==> flow/design.v <==
`timescale 1ns / 1ps
module pipelined(
    input  wire              clk,
    input  wire              rst,
    input  wire              in_valid,
    output wire              in_ready,
    input  wire signed [15:0] a,
    input  wire signed [15:0] b,
    input  wire signed [15:0] c,
    input  wire signed [15:0] d,
    input  wire signed [15:0] e,
    output reg               out_valid,
    input  wire              out_ready,
    output reg signed [31:0]  y
);
    wire s3_ready_in;
    wire s2_ready_in;
    wire s1_ready_in;
    assign s3_ready_in = (~out_valid) || (out_valid && out_ready);
    assign s2_ready_in = (~s2_valid)  || (s2_valid  && s3_ready_in);
    assign s1_ready_in = (~s1_valid)  || (s1_valid  && s2_ready_in);
    assign in_ready = s1_ready_in;
    wire in_send = in_valid && in_ready;
    reg signed [31:0] s1_p1;
    reg signed [31:0] s1_p2;
    reg signed [15:0] s1_e;
    reg               s1_valid;
    always @(posedge clk) begin
        if (rst) begin
            s1_valid <= 1'b0;
            s1_p1    <= 32'sd0;
            s1_p2    <= 32'sd0;
            s1_e     <= 16'sd0;
        end else if (s1_ready_in) begin
            s1_valid <= in_send;
            if (in_send) begin
                s1_p1 <= $signed(a) * $signed(b);
                s1_p2 <= $signed(c) * $signed(d);
                s1_e  <= e;
            end
        end
    end
    reg signed [31:0] s2_s;
    reg signed [15:0] s2_e;
    reg               s2_valid;
    always @(posedge clk) begin
        if (rst) begin
            s2_valid <= 1'b0;
            s2_s     <= 32'sd0;
            s2_e     <= 16'sd0;
        end else if (s2_ready_in) begin
            s2_valid <= s1_valid;
            if (s1_valid) begin
                s2_s <= s1_p1 + s1_p2;
                s2_e <= s1_e;
            end
        end
    end
    always @(posedge clk) begin
        if (rst) begin
            out_valid <= 1'b0;
            y         <= 32'sd0;
        end else if (s3_ready_in) begin
            out_valid <= s2_valid;
            if (s2_valid) begin
                y <= s2_s + $signed(s2_e);
            end
        end
    end
endmodule
Tool chain data of pipelined
Tool output for the design above, in the order of the flow.
Line numbers count from 1 in the design file above.
Operators: Yosys type, input widths -> output width; for muxes data width and select width s.
The mark -- stands for no value.
- top module: pipelined
- clock input: clk
- library: sky130hd
- corner: tt_025C_1v80

Word-level counts
Yosys after proc, flatten, opt, wreduce and memory -nomap, before mapping. Enables and synchronous resets that opt folds into registers are not counted as muxes. Memory bits, and registers merged into a memory's read port (data or address), are not among the register bits. Print and check cells are not counted. Equal cells are merged and count once.
- elaborated cells: 26
- noted register bits: 163
- noted input bits: 84
- $mul at 2
- noted add/sub/neg operators: 2
- bitwise logic cells at 3
- reduce/logical cells: 10
- operator list (cell ; number):
    $mul 16x16->32 ; 2
    $add 32x16->32 ; 1
    $add 32x32->32 ; 1
    $reduce_and 2->1 ; 3
    $logic_and 1x1->1 ; 4
    $logic_or 1x1->1 ; 3
    $not 1->1 ; 3

Depth
Depth = most cells in a row (Yosys ltp): at word level without a register or memory, in the mapped netlist without a sequential cell, where the memories' decode and read muxes count.
- noted depth after elaboration: 8
- noted ABC_AREA: 0
- noted depth in mapped cells: 24

Mapped cells and area
Source: synth_stat.txt of the flow (Yosys; design flattened, memories mapped). It holds for the ABC_AREA given above (unset counts as 0); a run with the other value may have another netlist.
- flip-flops: 163
- noted synthesis area: 0.0281695 mm^2
- noted sequential area: 0.0032631 mm^2
- noted cell count: 3245
- cell types (type ; number ; total area (um^2)):
    sky130_fd_sc_hd__fa_1 ; 526 ; 1.05E+04
    sky130_fd_sc_hd__dfxtp_1 ; 163 ; 3263.13
    sky130_fd_sc_hd__ha_1 ; 226 ; 2.83E+03
    sky130_fd_sc_hd__inv_1 ; 596 ; 2.24E+03
    sky130_fd_sc_hd__nand2_1 ; 476 ; 1.79E+03
    sky130_fd_sc_hd__and2_1 ; 254 ; 1.59E+03
    sky130_fd_sc_hd__a21oi_1 ; 198 ; 990.95
    sky130_fd_sc_hd__xnor2_1 ; 66 ; 578.054
    sky130_fd_sc_hd__clkbuf_1 ; 113 ; 424.157
    sky130_fd_sc_hd__o21ai_0 ; 77 ; 385.37
    sky130_fd_sc_hd__nor2_1 ; 94 ; 352.838
    sky130_fd_sc_hd__a21o_1 ; 39 ; 292.781
    sky130_fd_sc_hd__nand3_1 ; 43 ; 215.206
    sky130_fd_sc_hd__o21a_1 ; 28 ; 210.202
    sky130_fd_sc_hd__xor2_1 ; 23 ; 201.443
    sky130_fd_sc_hd__nor3_1 ; 39 ; 195.187
    sky130_fd_sc_hd__a211oi_1 ; 20 ; 150.144
    sky130_fd_sc_hd__nand2b_1 ; 23 ; 143.888
Not listed: further types 48, cells in them 241.

Worst setup path after synthesis
OpenSTA on the mapped netlist: ideal clock, no wires. The path of least setup slack (recovery checks aside). Input and output delay are each 20% of the period. Register names are those of the netlist, which keeps one name where synthesis merged equal registers.
- path type: in2reg
- start point: input port b[7]
- end point: register s1_p1[29]
- external input delay at 1600 ps
- data arrival time at 7353 ps
- noted path slack: 572 ps
- noted library setup time: 74 ps
- path delay at 5827 ps
- noted period: 8000 ps
- time at the first pin: 1600 ps
- stages on the path at 23
- noted synthesis period reached: 7428 ps
"path delay" is the arrival time less input delay plus setup time.
"stages on the path" counts driving pins, that of a launching flip-flop among them; a cell with two outputs on the path counts twice.
"synthesis period reached" is the clock period less the worst setup slack; recovery checks do not enter. This is arithmetic on one report: input and output delays are still those of the set period (20% each).
Between the ends stands the longest chain of elaborated cells between them, by number of cells; it is not shown to be the way that was timed. Of several equally long chains one is given.
Each line given opens the expression or statement behind the cell; cells for indexed reads and writes are added by Yosys, which also makes memories of some case tables.
- cells stage by stage: sky130_fd_sc_hd__clkbuf_1 > sky130_fd_sc_hd__nand2_1 > sky130_fd_sc_hd__fa_1 > sky130_fd_sc_hd__inv_1 > sky130_fd_sc_hd__fa_1 > sky130_fd_sc_hd__inv_1 > sky130_fd_sc_hd__fa_1 > sky130_fd_sc_hd__inv_1 > sky130_fd_sc_hd__fa_1 > sky130_fd_sc_hd__fa_1 > sky130_fd_sc_hd__inv_1 > sky130_fd_sc_hd__fa_1 > sky130_fd_sc_hd__inv_1 > sky130_fd_sc_hd__ha_1 > sky130_fd_sc_hd__and3_1 > sky130_fd_sc_hd__and3_1 > sky130_fd_sc_hd__o31ai_1 > sky130_fd_sc_hd__a21oi_2 > sky130_fd_sc_hd__nor3_2 > sky130_fd_sc_hd__o31ai_1 > sky130_fd_sc_hd__o31a_1 > sky130_fd_sc_hd__or4b_1 > sky130_fd_sc_hd__a31oi_1
- cells in the longest elaborated chain at 1
- noted elaborated cells between the ends (all ways): 1
- ends and longest elaborated chain, post-synthesis (element ; RTL line ; source):
    from (decl) ; 8 ; input  wire signed [15:0] b,
    $mul 16x16->32 ; 37 ; s1_p1 <= $signed(a) * $signed(b);
    to (assign) ; 31 ; s1_p1    <= 32'sd0;
    to (assign) ; 37 ;
    to (decl) ; 24 ; reg signed [31:0] s1_p1;

Path in the finished layout
Path of least setup slack in the final report of entry A (OpenROAD, finished layout, wires in). Where an end is a register, its clock arrival counts in the times.
The path's times are printed in steps of 10 ps; the period is the one set.
- path type: in2reg
- start point: input port a[5]
- end point: register s1_p1[29]
- noted period: 7790 ps
- noted path slack: 240 ps
- external input delay at 1560 ps
- noted library setup time: 70 ps
- stages on the path at 24
- data arrival time at 7920 ps
- time at the first pin: 1560 ps
Between the ends stands the longest chain of elaborated cells between them, by number of cells; it is not shown to be the way that was timed. Of several equally long chains one is given.
- cells stage by stage: sky130_fd_sc_hd__clkdlybuf4s50_1 > sky130_fd_sc_hd__buf_6 > sky130_fd_sc_hd__buf_4 > sky130_fd_sc_hd__and2_1 > sky130_fd_sc_hd__fa_1 > sky130_fd_sc_hd__inv_2 > sky130_fd_sc_hd__fa_1 > sky130_fd_sc_hd__inv_1 > sky130_fd_sc_hd__fa_1 > sky130_fd_sc_hd__fa_1 > sky130_fd_sc_hd__fa_1 > sky130_fd_sc_hd__inv_1 > sky130_fd_sc_hd__fa_1 > sky130_fd_sc_hd__inv_1 > sky130_fd_sc_hd__ha_1 > sky130_fd_sc_hd__or3_1 > sky130_fd_sc_hd__o31ai_2 > sky130_fd_sc_hd__buf_4 > sky130_fd_sc_hd__a21oi_2 > sky130_fd_sc_hd__nor3_2 > sky130_fd_sc_hd__o31ai_2 > sky130_fd_sc_hd__o31a_1 > sky130_fd_sc_hd__or4b_1 > sky130_fd_sc_hd__a31oi_1
- cells in the longest elaborated chain at 1
- noted elaborated cells between the ends (all ways): 1
- ends and longest elaborated chain, after layout (element ; RTL line ; source):
    from (decl) ; 7 ; input  wire signed [15:0] a,
    $mul 16x16->32 ; 37 ; s1_p1 <= $signed(a) * $signed(b);
    to (assign) ; 31 ; s1_p1    <= 32'sd0;
    to (assign) ; 37 ;
    to (decl) ; 24 ; reg signed [31:0] s1_p1;

Add stored flow runs of pipelined

4 stored runs of pipelined in the flow (synthesis by Yosys, layout by OpenROAD, sky130hd cells), in arbitrary order. Constraints: input delay and output delay 20% of the set period each, output load 0.01 pF.
By "reached clock period" is meant the clock period of the run minus its worst setup slack. This is arithmetic on one report: input and output delays are still those of the set period (20% each).

Entry A

==> flow/run.sh <==
#!/bin/bash
# the make line also repeats the synthesis and layout settings of config.mk as NAME=value (left out here)
make -C /OpenROAD-flow-scripts/flow DESIGN_CONFIG=/design/flow/config.mk WORK_HOME=/design/flow/orfs CLKGATE_MAP_FILE= finish
==> flow/config.mk <==
export PLATFORM = sky130hd
export DESIGN_NAME = pipelined
export DESIGN_NICKNAME = pipelined
export VERILOG_FILES = /design/flow/design.v
export SDC_FILE = /design/flow/constraint.sdc
export NUM_CORES = 4
export LEC_CHECK = 0
export CAP_MARGIN = 20
export CORE_MARGIN = 2
export CORE_UTILIZATION = 40
export SLEW_MARGIN = 20
==> flow/constraint.sdc <==
create_clock -name core_clock -period 7.79 [get_ports {clk}]
set_input_delay 1.5580 -clock core_clock [delete_from_list [all_inputs] [get_ports {clk}]]
set_output_delay 1.5580 -clock core_clock [all_outputs]
set_load 0.01 [all_outputs]

Measured in entry A:
- reached clock period at 7,550 ps
- worst-case hold slack at 449 ps
- utilization of the finished layout at 46.3 %
- noted the worst setup slack after layout: 240 ps
- noted the full die area: 0.0725629 mm^2
- sum of negative setup slack at 0 ps
- noted the chip area in the Yosys report: 0.0281695 mm^2

Entry B

==> flow/run.sh <==
#!/bin/bash
# the make line also repeats the synthesis and layout settings of config.mk as NAME=value (left out here)
make -C /OpenROAD-flow-scripts/flow DESIGN_CONFIG=/design/flow/config.mk WORK_HOME=/design/flow/orfs CLKGATE_MAP_FILE= finish
==> flow/config.mk <==
export PLATFORM = sky130hd
export DESIGN_NAME = pipelined
export DESIGN_NICKNAME = pipelined
export VERILOG_FILES = /design/flow/design.v
export SDC_FILE = /design/flow/constraint.sdc
export NUM_CORES = 4
export LEC_CHECK = 0
export ABC_AREA = 1
export CAP_MARGIN = 20
export CELL_PAD_IN_SITES_GLOBAL_PLACEMENT = 2
export CORE_MARGIN = 2
export CORE_UTILIZATION = 66
export CTS_CLUSTER_DIAMETER = 302
export HOLD_SLACK_MARGIN = 0.22
export PLACE_DENSITY_LB_ADDON = 0.23
export SETUP_SLACK_MARGIN = 0.25
export SLEW_MARGIN = 25
==> flow/constraint.sdc <==
create_clock -name core_clock -period 5.28 [get_ports {clk}]
set_input_delay 1.0560 -clock core_clock [delete_from_list [all_inputs] [get_ports {clk}]]
set_output_delay 1.0560 -clock core_clock [all_outputs]
set_load 0.01 [all_outputs]

Entry B: did not finish, placement stopped with FLW-0024.

Entry C

==> flow/run.sh <==
#!/bin/bash
# the make line also repeats the synthesis and layout settings of config.mk as NAME=value (left out here)
make -C /OpenROAD-flow-scripts/flow DESIGN_CONFIG=/design/flow/config.mk WORK_HOME=/design/flow/orfs CLKGATE_MAP_FILE= finish
==> flow/config.mk <==
export PLATFORM = sky130hd
export DESIGN_NAME = pipelined
export DESIGN_NICKNAME = pipelined
export VERILOG_FILES = /design/flow/design.v
export SDC_FILE = /design/flow/constraint.sdc
export NUM_CORES = 4
export LEC_CHECK = 0
export CAP_MARGIN = 10
export CELL_PAD_IN_SITES_GLOBAL_PLACEMENT = 0
export CORE_MARGIN = 2
export CORE_UTILIZATION = 40
export HOLD_SLACK_MARGIN = -0.05
export SETUP_SLACK_MARGIN = -0.3
export SLEW_MARGIN = 20
export TNS_END_PERCENT = 40
==> flow/constraint.sdc <==
create_clock -name core_clock -period 8.0 [get_ports {clk}]
set_input_delay 1.6000 -clock core_clock [delete_from_list [all_inputs] [get_ports {clk}]]
set_output_delay 1.6000 -clock core_clock [all_outputs]
set_load 0.01 [all_outputs]

Measured in entry C:
- reached clock period at 7,739 ps
- worst-case hold slack at 450 ps
- utilization of the finished layout at 45.7 %
- noted the worst setup slack after layout: 261 ps
- noted the full die area: 0.0725629 mm^2
- sum of negative setup slack at 0 ps
- noted the chip area in the Yosys report: 0.0281695 mm^2

Entry D

==> flow/run.sh <==
#!/bin/bash
# the make line also repeats the synthesis and layout settings of config.mk as NAME=value (left out here)
make -C /OpenROAD-flow-scripts/flow DESIGN_CONFIG=/design/flow/config.mk WORK_HOME=/design/flow/orfs CLKGATE_MAP_FILE= finish
==> flow/config.mk <==
export PLATFORM = sky130hd
export DESIGN_NAME = pipelined
export DESIGN_NICKNAME = pipelined
export VERILOG_FILES = /design/flow/design.v
export SDC_FILE = /design/flow/constraint.sdc
export NUM_CORES = 4
export LEC_CHECK = 0
export ABC_AREA = 1
export CAP_MARGIN = 20
export CELL_PAD_IN_SITES_DETAIL_PLACEMENT = 1
export CELL_PAD_IN_SITES_GLOBAL_PLACEMENT = 3
export CORE_MARGIN = 2
export CORE_UTILIZATION = 60
export CTS_CLUSTER_DIAMETER = 103
export CTS_CLUSTER_SIZE = 33
export GPL_ROUTABILITY_DRIVEN = 0
export HOLD_SLACK_MARGIN = -0.05
export MAX_ROUTING_LAYER = met4
export MIN_ROUTING_LAYER = met2
export SLEW_MARGIN = 0
export TNS_END_PERCENT = 55
==> flow/constraint.sdc <==
create_clock -name core_clock -period 4.46 [get_ports {clk}]
set_input_delay 0.8920 -clock core_clock [delete_from_list [all_inputs] [get_ports {clk}]]
set_output_delay 0.8920 -clock core_clock [all_outputs]
set_load 0.01 [all_outputs]

Entry D: did not finish, placement stopped with GPL-0301.
